==> flow/design.v <==
module AudioADC
(
input rst,  
input AUD_BCLK,  
input AUD_ADCLRCK,  
input AUD_ADCDAT,  
output reg done,
output reg [31:0]digital_signal_out
);
parameter START = 3'd0, RECIEVE = 3'd1, DONE = 3'd2, ERROR = 3'd3;
reg [2:0]S, NS;
reg [4:0]bits_left;
reg [31:0]temp_data;
always @(posedge AUD_BCLK or negedge rst)
begin
	if(rst == 1'b0)
		S <= START;
	else
		S <= NS;
end
always @ (posedge AUD_BCLK or negedge rst)
begin
	if(rst == 0)
	begin
		done <= 1'b0;
		bits_left <= 5'd31;
		digital_signal_out <= 31'd0;
	end
	else		
		case(S)
			START: 
			begin
				done <= 1'b0;
				bits_left <= 5'd31;
			end
			RECIEVE:
			begin
				bits_left <= bits_left - 5'd1;
				temp_data[bits_left] <= AUD_ADCDAT;
			end	
			DONE:
			begin
				done <= 1'b1;
				bits_left <= 5'd31;			
				digital_signal_out <= temp_data;
			end	
		endcase
end
always @ (*)
begin
	case (S)
		START:
		begin
			if(AUD_ADCLRCK == 1'd1)
				NS = RECIEVE;
			else
				NS = START;
		end
		RECIEVE:
		begin
			if(bits_left == 5'd0)
				NS = DONE;
			else
				NS = RECIEVE;
		end
		DONE: NS = START;
		ERROR: NS = ERROR;
		default: NS = ERROR;
	endcase
end
endmodule
module AudioDAC
(
input rst,
input AUD_BCLK,  
input AUD_DACLRCK,  
input [31:0]digital_signal_in,
output reg done,
output reg AUD_DACDAT  
);
parameter START = 3'd0, SEND = 3'd1, DONE = 3'd2, ERROR = 3'd3;
reg [2:0]S, NS;
reg [4:0]bits_left;
reg [31:0]temp_data;
always @(posedge AUD_BCLK or negedge rst)
begin
	if(rst == 1'b0)
		S <= START;
	else
		S <= NS;
end
always @ (posedge AUD_BCLK or negedge rst)
begin
	if(rst == 0)
		begin
			done <= 1'b0;
			bits_left <= 5'd31;
			temp_data <= 32'd0;
		end
	else
		case(S)
			START:
			begin
				done <= 1'b0;
				bits_left <= 5'd31;
				temp_data <= digital_signal_in;
			end
			SEND: bits_left <= bits_left - 5'd1;
			DONE:
			begin
				done <= 1'b1;				
				bits_left <= 5'd31;
			end
		endcase
end
always @ (*)
begin
	AUD_DACDAT = temp_data[bits_left];
	case (S)
		START:
		begin
			if(AUD_DACLRCK == 1)
				NS = SEND;
			else
				NS = START;	
		end
		SEND:
		begin
			if(bits_left == 5'd0)
				NS = DONE;
			else
				NS = SEND;
		end
		DONE: NS = START;
		ERROR: NS = ERROR;
		default: NS = ERROR;
	endcase
end
endmodule
module LowPassFilter
(
input rst,
input AUDIO_CLK, 
input AUD_DACLRCK, 
input [31:0]currentADCData,
output reg [31:0]lowPassFilterOutput
);
reg [31:0]lastAudioIn;
reg [31:0]lastOutput;
wire signed [31:0]leftAudio = {{16{currentADCData[31]}}, currentADCData[31:16]};
wire signed [31:0]leftLastOutput = {{16{lastOutput[31]}}, lastOutput[31:16]};
reg signed [31:0]leftResult;
wire signed [31:0]rightAudio = { {16{currentADCData[15]}}, currentADCData[15:0]};
wire signed [31:0]rightLastOutput = {{16{lastOutput[15]}}, lastOutput[15:0]};
reg signed [31:0]rightResult;
always @ (*)
begin
	leftResult = (($signed(32'd16) * $signed(leftAudio)) / $signed(32'd141)) + (($signed(32'd125) * $signed(leftLastOutput)) / $signed(32'd141));
	rightResult = (($signed(32'd16) * $signed(rightAudio)) / $signed(32'd141)) + (($signed(32'd125) * $signed(rightLastOutput)) / $signed(32'd141));
	lowPassFilterOutput[31:16] = leftResult[15:0];
	lowPassFilterOutput[15:0] =  rightResult[15:0];
end
always @ (posedge AUDIO_CLK or negedge rst)
begin	
	if(rst == 0)
		lastOutput <= 32'd0;
	else 
		if(AUD_DACLRCK == 1'b1)
			lastOutput <= lowPassFilterOutput;
end
endmodule
module HighPassFilter
(
input rst,
input AUDIO_CLK, 
input AUD_DACLRCK,  
input [31:0]currentADCData,
output reg [31:0]highPassFilterOutput
);
reg [31:0]lastAudioIn;
reg [31:0]lastOutput;
wire signed [31:0]leftAudio = {{16{currentADCData[31]}}, currentADCData[31:16]};
wire signed [31:0]leftLastOutput = {{16{lastOutput[31]}}, lastOutput[31:16]};
wire signed [31:0]leftLastInput = { {16{lastAudioIn[31]}}, lastAudioIn[31:16]};
reg signed [31:0]leftResult;
wire signed [31:0]rightAudio = {{16{currentADCData[15]}}, currentADCData[15:0]};
wire signed [31:0]rightLastOutput = {{16{lastOutput[15]}}, lastOutput[15:0]};
wire signed [31:0]rightLastInput = {{16{lastAudioIn[15]}}, lastAudioIn[15:0]};
reg signed [31:0]rightResult;
always @ (*)
begin
	leftResult = (($signed(32'd16) * ($signed(leftLastOutput) + $signed(leftAudio) - $signed(leftLastInput))) / $signed(32'd141));
	rightResult = (($signed(32'd16) * ($signed(rightLastOutput) + $signed(rightAudio) - $signed(rightLastInput))) / $signed(32'd141));
	highPassFilterOutput[31:16] = leftResult[15:0];
	highPassFilterOutput[15:0] =  rightResult[15:0];
end
always @ (posedge AUDIO_CLK or negedge rst)
begin	
	if(rst == 0)
	begin
		lastOutput <= 32'd0;
		lastAudioIn <= 32'd0;
	end
	else 
		if(AUD_DACLRCK == 1'b1)
		begin
			lastOutput <= highPassFilterOutput;
			lastAudioIn <= currentADCData;
		end
end
endmodule
module EchoFilter
(
input rst,
input AUDIO_CLK, 
input AUD_DACLRCK, 
input [31:0]currentADCData,
output reg [31:0]echoFilterOutput
);
reg [31:0]lastAudioIn;
wire signed [31:0]leftAudio = {{16{currentADCData[31]}}, currentADCData[31:16]};
wire signed [31:0]leftLastInput = {{16{lastAudioIn[31]}}, lastAudioIn[31:16]};
reg signed [31:0]leftResult;
wire signed [31:0]rightAudio = {{16{currentADCData[15]}}, currentADCData[15:0]};
wire signed [31:0]rightLastInput = {{16{lastAudioIn[15]}}, lastAudioIn[15:0]};
reg signed [31:0]rightResult;
always @ (*)
begin
	leftResult = (($signed(32'd3) * $signed(leftLastInput)) / $signed(32'd4)) + $signed(leftAudio) ;
	rightResult = (($signed(32'd3) * $signed(rightLastInput)) / $signed(32'd4)) + $signed(rightAudio);
	echoFilterOutput[31:16] = leftResult[15:0];
	echoFilterOutput[15:0] =  rightResult[15:0];
end
always @ (posedge AUDIO_CLK or negedge rst)
begin	
	if(rst == 0)
		lastAudioIn <= 32'd0;
	else 
		if(AUD_DACLRCK == 1'b1)
			lastAudioIn <= currentADCData;
end
endmodule
module audio_core
(
	input AUD_BCLK,
	input rst,
	input [2:0]SW,
	input AUD_ADCLRCK,
	input AUD_ADCDAT,
	input AUD_DACLRCK,
	output AUD_DACDAT
);
wire DACDone;
wire ADCDone;
wire [31:0]currentADCData;
reg [31:0]currentDACData;
AudioDAC myDAC(
	rst,  
	AUD_BCLK,  
	AUD_DACLRCK,  
	currentDACData,  
	DACDone,  
	AUD_DACDAT  
);
AudioADC myADC(
	rst,  
	AUD_BCLK,  
	AUD_ADCLRCK,  
	AUD_ADCDAT,  
	ADCDone,  
	currentADCData  
);
wire [31:0]lowPassFilterOutput;
LowPassFilter lowpass(rst, AUD_BCLK, AUD_DACLRCK, currentADCData, lowPassFilterOutput);
wire [31:0]highPassFilterOutput;
HighPassFilter highpass(rst, AUD_BCLK, AUD_DACLRCK, currentADCData, highPassFilterOutput);
wire [31:0]echoFilterOutput;
EchoFilter echo(rst, AUD_BCLK, AUD_DACLRCK, currentADCData, echoFilterOutput);
always @(*)
begin
	case({SW[2], SW[1], SW[0]})
		3'b001: currentDACData = lowPassFilterOutput; 
		3'b010: currentDACData = highPassFilterOutput; 
		3'b100: currentDACData = echoFilterOutput; 
		default: currentDACData = currentADCData;
	endcase
end
endmodule
Subject: tool reports on audio_core

Hi,

* Step by step through the tools: audio_core *
Module audio_core before and after one edit of its RTL, step after step.
"unedited" refers to lines of the RTL above, "edited" to lines of the edited file.
"change" is "edited" less "unedited", of the values as shown.
Cell names lack the library's common part.
A cell with -- has no value.

inputs
  top = audio_core
  clock = AUD_BCLK
  standard-cell library = sky130hd
  library corner = tt_025C_1v80

* Edit of the RTL *
The edit as a unified diff against the file above.
The edit is scripted: it alters the design's behaviour and was not made to optimise anything.

begin of diff
@@ -90,13 +90,6 @@
 		S <= NS;
 end
-always @ (posedge AUD_BCLK or negedge rst)
-begin
-	if(rst == 0)
-		begin
-			done <= 1'b0;
-			bits_left <= 5'd31;
-			temp_data <= 32'd0;
-		end
-	else
+always @ (posedge AUD_BCLK)
+begin
 		case(S)
 			START:
end of diff

* Word-level counts *
Counts by Yosys on the flattened word-level netlist (proc, flatten, opt, wreduce; memories kept). Register bits leave out memories and registers merged into their read ports (data or address). Print and check cells are left out. Cells with the same type and inputs are merged into one.

bit counts
  element                unedited  edited  change
  output and inout bits  1         1       0
  bits in registers      208       208     0

operators by class
  element                unedited  edited  change
  add/sub/neg operators  13        13      0
  div/mod/pow operators  6         6       0
  shift-type cells       3         3       0
  multiplexer cells      9         9       0
  bitwise operators      5         5       0
  reduce/logical cells   11        11      0
  multiply operators     4         4       0
  eq/ne operators        7         7       0

Unchanged operator kinds not shown: 29.

* Longest topological paths *
Depth = most cells in a row (Yosys ltp): at word level without a register or memory, in the mapped netlist without a sequential cell, where the memories' decode and read muxes count.

logic depth
  element                        unedited  edited  change
  word-level depth               6         6       0
  ABC_AREA                       0         0       --
  mapped depth                   105       105     0
  gate-level depth less buffers  94        95      +1

* Netlist *
Yosys stat after the flow's synthesis: flattened, memories mapped to cells. It holds for the ABC_AREA given above (unset counts as 0); a run with the other value may have another netlist.

synthesis totals
  element                          unedited  edited   change
  mapped cells                     7529      7307     -222
  buffers                          274       231      -43
  area of sequential cells (um2)   5380.2    5559.1   +178.9
  flip-flop cells                  208       208      0
  cell area after synthesis (um2)  55061.6   53774.1  -1287.5

cell types
  cell      unedited  edited  change
  clkbuf_1  206       157     -49
  a21o_1    145       103     -42
  edfxtp_1  32        69      +37
  nand2_1   697       663     -34
  dfrtp_1   164       132     -32
  or3_1     54        86      +32
  o22ai_1   82        57      -25
  o21ai_0   498       474     -24
  nor2_1    595       574     -21
  o21a_1    84        64      -20
  a221oi_1  38        19      -19
  o31ai_1   61        79      +18
  o21ai_1   63        46      -17
  nor3_1    218       202     -16
  mux2i_1   134       149     +15
  o211a_1   32        17      -15
  a211o_1   29        43      +14
  a211oi_1  107       94      -13

Unchanged cell types not shown: 18.
The list need not be complete.
The figures by module come from a second, unflattened synthesis with its own total; it is not the netlist above.

unflattened totals
  element                             unedited  edited   change
  cells (unflattened synthesis)       7526      7487     -39
  area (unflattened synthesis) (um2)  57884.3   58292.2  +407.9

Rows give one instance, submodules left out.

by module, unedited
  module          cells  area (um2)  times used
  LowPassFilter   4227   30626.9     1
  HighPassFilter  2304   16766.1     1
  EchoFilter      463    4300.4      1
  AudioADC        252    3350.7      1
  AudioDAC        124    1854.3      1
  audio_core      156    985.9       1

by module, edited
  module          cells  area (um2)  times used
  LowPassFilter   4204   31199.9     1
  HighPassFilter  2304   16766.1     1
  EchoFilter      463    4300.4      1
  AudioADC        252    3350.7      1
  AudioDAC        108    1689.1      1
  audio_core      156    985.9       1

* Worst setup path after synthesis *
Source: OpenSTA report_checks on the synthesized netlist (no wires, ideal clock, input and output delay 20% of the period each), path of least setup slack; recovery checks are left aside. Register names are those of the netlist, which keeps one name where synthesis merged equal registers.

timing after synthesis
  element                        unedited                         edited                           change
  path type                      register to register             register to register             --
  from                           register lowpass.lastOutput[23]  register lowpass.lastOutput[13]  --
  to                             register lowpass.lastOutput[31]  register myDAC.temp_data[15]     --
  library setup time (ps)        90                               280                              +190
  clock period (ps)              40000                            40000                            0
  stages                         97                               101                              +4
  buffers on the path            5                                9                                +4
  path slack (ps)                18015                            17708                            -307
  delay of the path (ps)         21985                            22292                            +307
  data arrival time (ps)         21895                            22012                            +117
  data required time (ps)        39910                            39720                            -190
  synthesis period reached (ps)  21985                            22292                            +307

"delay of the path" is the arrival time less input delay plus setup time.
"stages" counts driving pins, that of a launching flip-flop among them; a cell with two outputs on the path counts twice.
"synthesis period reached" = period - worst setup slack (recovery checks aside). The figure is calculated, with input and output delays left at 20% of the set period.
Between the ends stands the longest chain of elaborated cells between them, by number of cells; it is not shown to be the way that was timed. Of several equally long chains one is given.
A line is the first line of the expression or statement that the cell stems from. Yosys adds cells for indexed reads and writes and turns some case tables into memories.

on the way, after synthesis, unedited
  cell sequence = dfrtp_1 -> inv_1 -> fa_1 -> fa_1 -> inv_1 -> fa_1 -> inv_1 -> fa_1 -> inv_1 -> ha_1 -> buf_6 -> a2111oi_4 -> a21boi_4 -> o211ai_1 -> nor4b_2 -> nand4_1 -> or3_1 -> buf_2 -> [61 not listed] -> a21oi_1 -> o21bai_1 -> a21oi_1 -> o21bai_1 -> a21oi_1 -> o21bai_1 -> a21oi_1 -> o21bai_1 -> a21oi_1 -> o21bai_1 -> a21oi_1 -> o21bai_1 -> a21oi_1 -> xnor2_1 -> xnor2_1 -> nor4_1 -> nand3_1 -> o221ai_1
  length of the longest elaborated chain = 3
  elaborated cells between the ends (all ways) = 3
  those cells by class = add/sub (1); mul (1); div (1)

ends and longest elaborated chain, after synthesis, unedited
  element                      line  source
  start: declaration           149   reg [31:0]lastOutput;
  start: assignment            166   lastOutput <= 32'd0;
  start: assignment            169   lastOutput <= lowPassFilterOutput;
  multiplier 8 x 16 -> 24 bit  158   leftResult = (($signed(32'd16) * $signed(leftAudio)) / $signed(32'd141)) + (($signed(32'd125) * $signed(leftLa ...
  divider 32 x 9 -> 32 bit     158
  adder 16 bit                 158
  end: assignment              166
  end: assignment              169
  end: declaration             149

on the way, after synthesis, edited
  cell sequence = dfrtp_1 -> inv_1 -> fa_1 -> fa_1 -> inv_1 -> fa_1 -> inv_1 -> fa_1 -> inv_1 -> ha_1 -> clkbuf_1 -> a21oi_1 -> xnor2_1 -> a2111oi_0 -> a31oi_1 -> a2111o_1 -> nor4_2 -> a2bb2oi_1 -> [65 not listed] -> a21o_1 -> a21oi_1 -> o21bai_1 -> a21oi_1 -> o21bai_1 -> a21oi_1 -> o21bai_1 -> a21oi_1 -> o21bai_1 -> a21oi_1 -> o21bai_1 -> a21oi_1 -> o21bai_1 -> a21oi_1 -> xnor2_1 -> xnor2_1 -> xnor2_1 -> o221ai_1
  length of the longest elaborated chain = 4
  elaborated cells between the ends (all ways) = 4
  those cells by class = add/sub (1); mul (1); div (1); mux (1)

ends and longest elaborated chain, after synthesis, edited
  element                             line  source
  start: declaration                  142   reg [31:0]lastOutput;
  start: assignment                   159   lastOutput <= 32'd0;
  start: assignment                   162   lastOutput <= lowPassFilterOutput;
  multiplier 8 x 16 -> 24 bit         152   rightResult = (($signed(32'd16) * $signed(rightAudio)) / $signed(32'd141)) + (($signed(32'd125) * $signed(righ ...
  divider 32 x 9 -> 32 bit            152
  adder 16 bit                        152
  parallel mux 32 bit (select 3 bit)  274   case({SW[2], SW[1], SW[0]})
  end: assignment                     99    temp_data <= digital_signal_in;
  end: declaration                    84    reg [31:0]temp_data;

* Timing after layout *
Path of least setup slack in the final report of each run of pair A (OpenROAD, finished layout, wires in). Where an end is a register, its clock arrival counts in the times.
The report prints the path's times to 10 ps; the period is as set.

timing after layout
  element                  unedited                         edited                           change
  path type                register to register             register to register             --
  from                     register lowpass.lastOutput[24]  register lowpass.lastOutput[14]  --
  to                       register myDAC.temp_data[31]     register myDAC.temp_data[15]     --
  data required time (ps)  40380                            40290                            -90
  library setup time (ps)  150                              270                              +120
  path slack (ps)          13000                            12640                            -360
  data arrival time (ps)   27380                            27650                            +270
  clock period (ps)        40000                            40000                            0
  stages                   89                               94                               +5
  buffers on the path      0                                2                                +2

Between the ends stands the longest chain of elaborated cells between them, by number of cells; it is not shown to be the way that was timed. Of several equally long chains one is given.

on the way, after layout, unedited
  cell sequence = dfrtp_1 -> inv_1 -> fa_1 -> fa_1 -> inv_1 -> fa_1 -> inv_1 -> fa_1 -> inv_1 -> ha_1 -> a2111oi_4 -> o21ai_1 -> a21oi_1 -> xor2_1 -> nand4_1 -> nor4_2 -> nor3_1 -> a221oi_1 -> [53 not listed] -> xnor2_1 -> ha_1 -> a21oi_1 -> o21bai_1 -> a21oi_1 -> o21bai_1 -> a21oi_1 -> o21bai_1 -> a21oi_1 -> o21bai_1 -> a21oi_1 -> o21bai_1 -> a21oi_1 -> xnor2_1 -> xnor2_1 -> o32ai_1 -> o22ai_1 -> o221ai_1
  length of the longest elaborated chain = 4
  elaborated cells between the ends (all ways) = 4
  those cells by class = add/sub (1); mul (1); div (1); mux (1)

ends and longest elaborated chain, after layout, unedited
  element                             line  source
  start: declaration                  149   reg [31:0]lastOutput;
  start: assignment                   166   lastOutput <= 32'd0;
  start: assignment                   169   lastOutput <= lowPassFilterOutput;
  multiplier 8 x 16 -> 24 bit         158   leftResult = (($signed(32'd16) * $signed(leftAudio)) / $signed(32'd141)) + (($signed(32'd125) * $signed(leftLa ...
  divider 32 x 9 -> 32 bit            158
  adder 16 bit                        158
  parallel mux 32 bit (select 3 bit)  281   case({SW[2], SW[1], SW[0]})
  end: assignment                     98    temp_data <= 32'd0;
  end: assignment                     106   temp_data <= digital_signal_in;
  end: declaration                    84    reg [31:0]temp_data;

on the way, after layout, edited
  cell sequence = dfrtp_1 -> inv_1 -> fa_1 -> fa_1 -> inv_1 -> fa_1 -> inv_1 -> fa_1 -> inv_1 -> ha_1 -> a21oi_1 -> o211ai_1 -> nor3b_1 -> o21ai_0 -> or3_1 -> o21ai_1 -> xor2_1 -> a211o_1 -> [58 not listed] -> a21o_1 -> a21oi_1 -> o21bai_1 -> a21oi_1 -> o21bai_1 -> a21oi_1 -> o21bai_1 -> a21oi_1 -> o21bai_1 -> a21oi_1 -> o21bai_1 -> a21oi_1 -> o21bai_1 -> a21oi_1 -> xnor2_1 -> xnor2_1 -> xnor2_1 -> o221ai_1
  length of the longest elaborated chain = 4
  elaborated cells between the ends (all ways) = 4
  those cells by class = add/sub (1); mul (1); div (1); mux (1)

ends and longest elaborated chain, after layout, edited
  element                             line  source
  start: declaration                  142   reg [31:0]lastOutput;
  start: assignment                   159   lastOutput <= 32'd0;
  start: assignment                   162   lastOutput <= lowPassFilterOutput;
  multiplier 8 x 16 -> 24 bit         152   rightResult = (($signed(32'd16) * $signed(rightAudio)) / $signed(32'd141)) + (($signed(32'd125) * $signed(righ ...
  divider 32 x 9 -> 32 bit            152
  adder 16 bit                        152
  parallel mux 32 bit (select 3 bit)  274   case({SW[2], SW[1], SW[0]})
  end: assignment                     99    temp_data <= digital_signal_in;
  end: declaration                    84    reg [31:0]temp_data;

* Layout results *
Both versions went through the flow (Yosys, OpenROAD) with the same settings in each pair. Constraints: input delay and output delay 20% of the set period each, output load 0.01 pF.

settings, pair A
  period_ns = 40.0
  CAP_MARGIN = 20
  CORE_MARGIN = 2
  CORE_UTILIZATION = 40
  SLEW_MARGIN = 20

final reports, pair A
  element                                    unedited  edited    change
  utilization after layout                   0.42      0.422     +0.002
  sum of negative setup slack (ps)           0         0         0
  standard-cell area after routing (um2)     57492.6   56352.8   -1139.8
  chip area after synthesis (Yosys) (um2)    55061.6   53774.1   -1287.5
  worst setup slack after layout (ps)        13001     12640     -361
  worst hold slack in the final report (ps)  474       434       -40
  achieved clock period (ps)                 26999     27360     +361
  area of the die (um2)                      140636.0  137385.0  -3251.0

settings, pair B
  CAP_MARGIN = 35
  CELL_PAD_IN_SITES_DETAIL_PLACEMENT = 0
  CORE_MARGIN = 4
  CORE_UTILIZATION = 56
  GPL_ROUTABILITY_DRIVEN = 0
  GPL_TIMING_DRIVEN = 0
  PLACE_DENSITY_LB_ADDON = 0.16
  SETUP_SLACK_MARGIN = 5.0
  SLEW_MARGIN = 40
  period_ns = 21.7

final reports, pair B
  element                                    unedited  edited    change
  utilization after layout                   0.715     0.712     -0.003
  sum of negative setup slack (ps)           -3041     -16419    -13378
  standard-cell area after routing (um2)     69454.1   67704.9   -1749.2
  chip area after synthesis (Yosys) (um2)    55061.6   53774.1   -1287.5
  worst setup slack after layout (ps)        -761      -1692     -931
  worst hold slack in the final report (ps)  477       464       -13
  achieved clock period (ps)                 22461     23392     +931
  area of the die (um2)                      103404.0  101048.0  -2356.0

"achieved clock period": clock period set for the run, less the worst setup slack. It is reckoned from that one timing run; input and output delays stay at 20% of the period that was set.

Regards
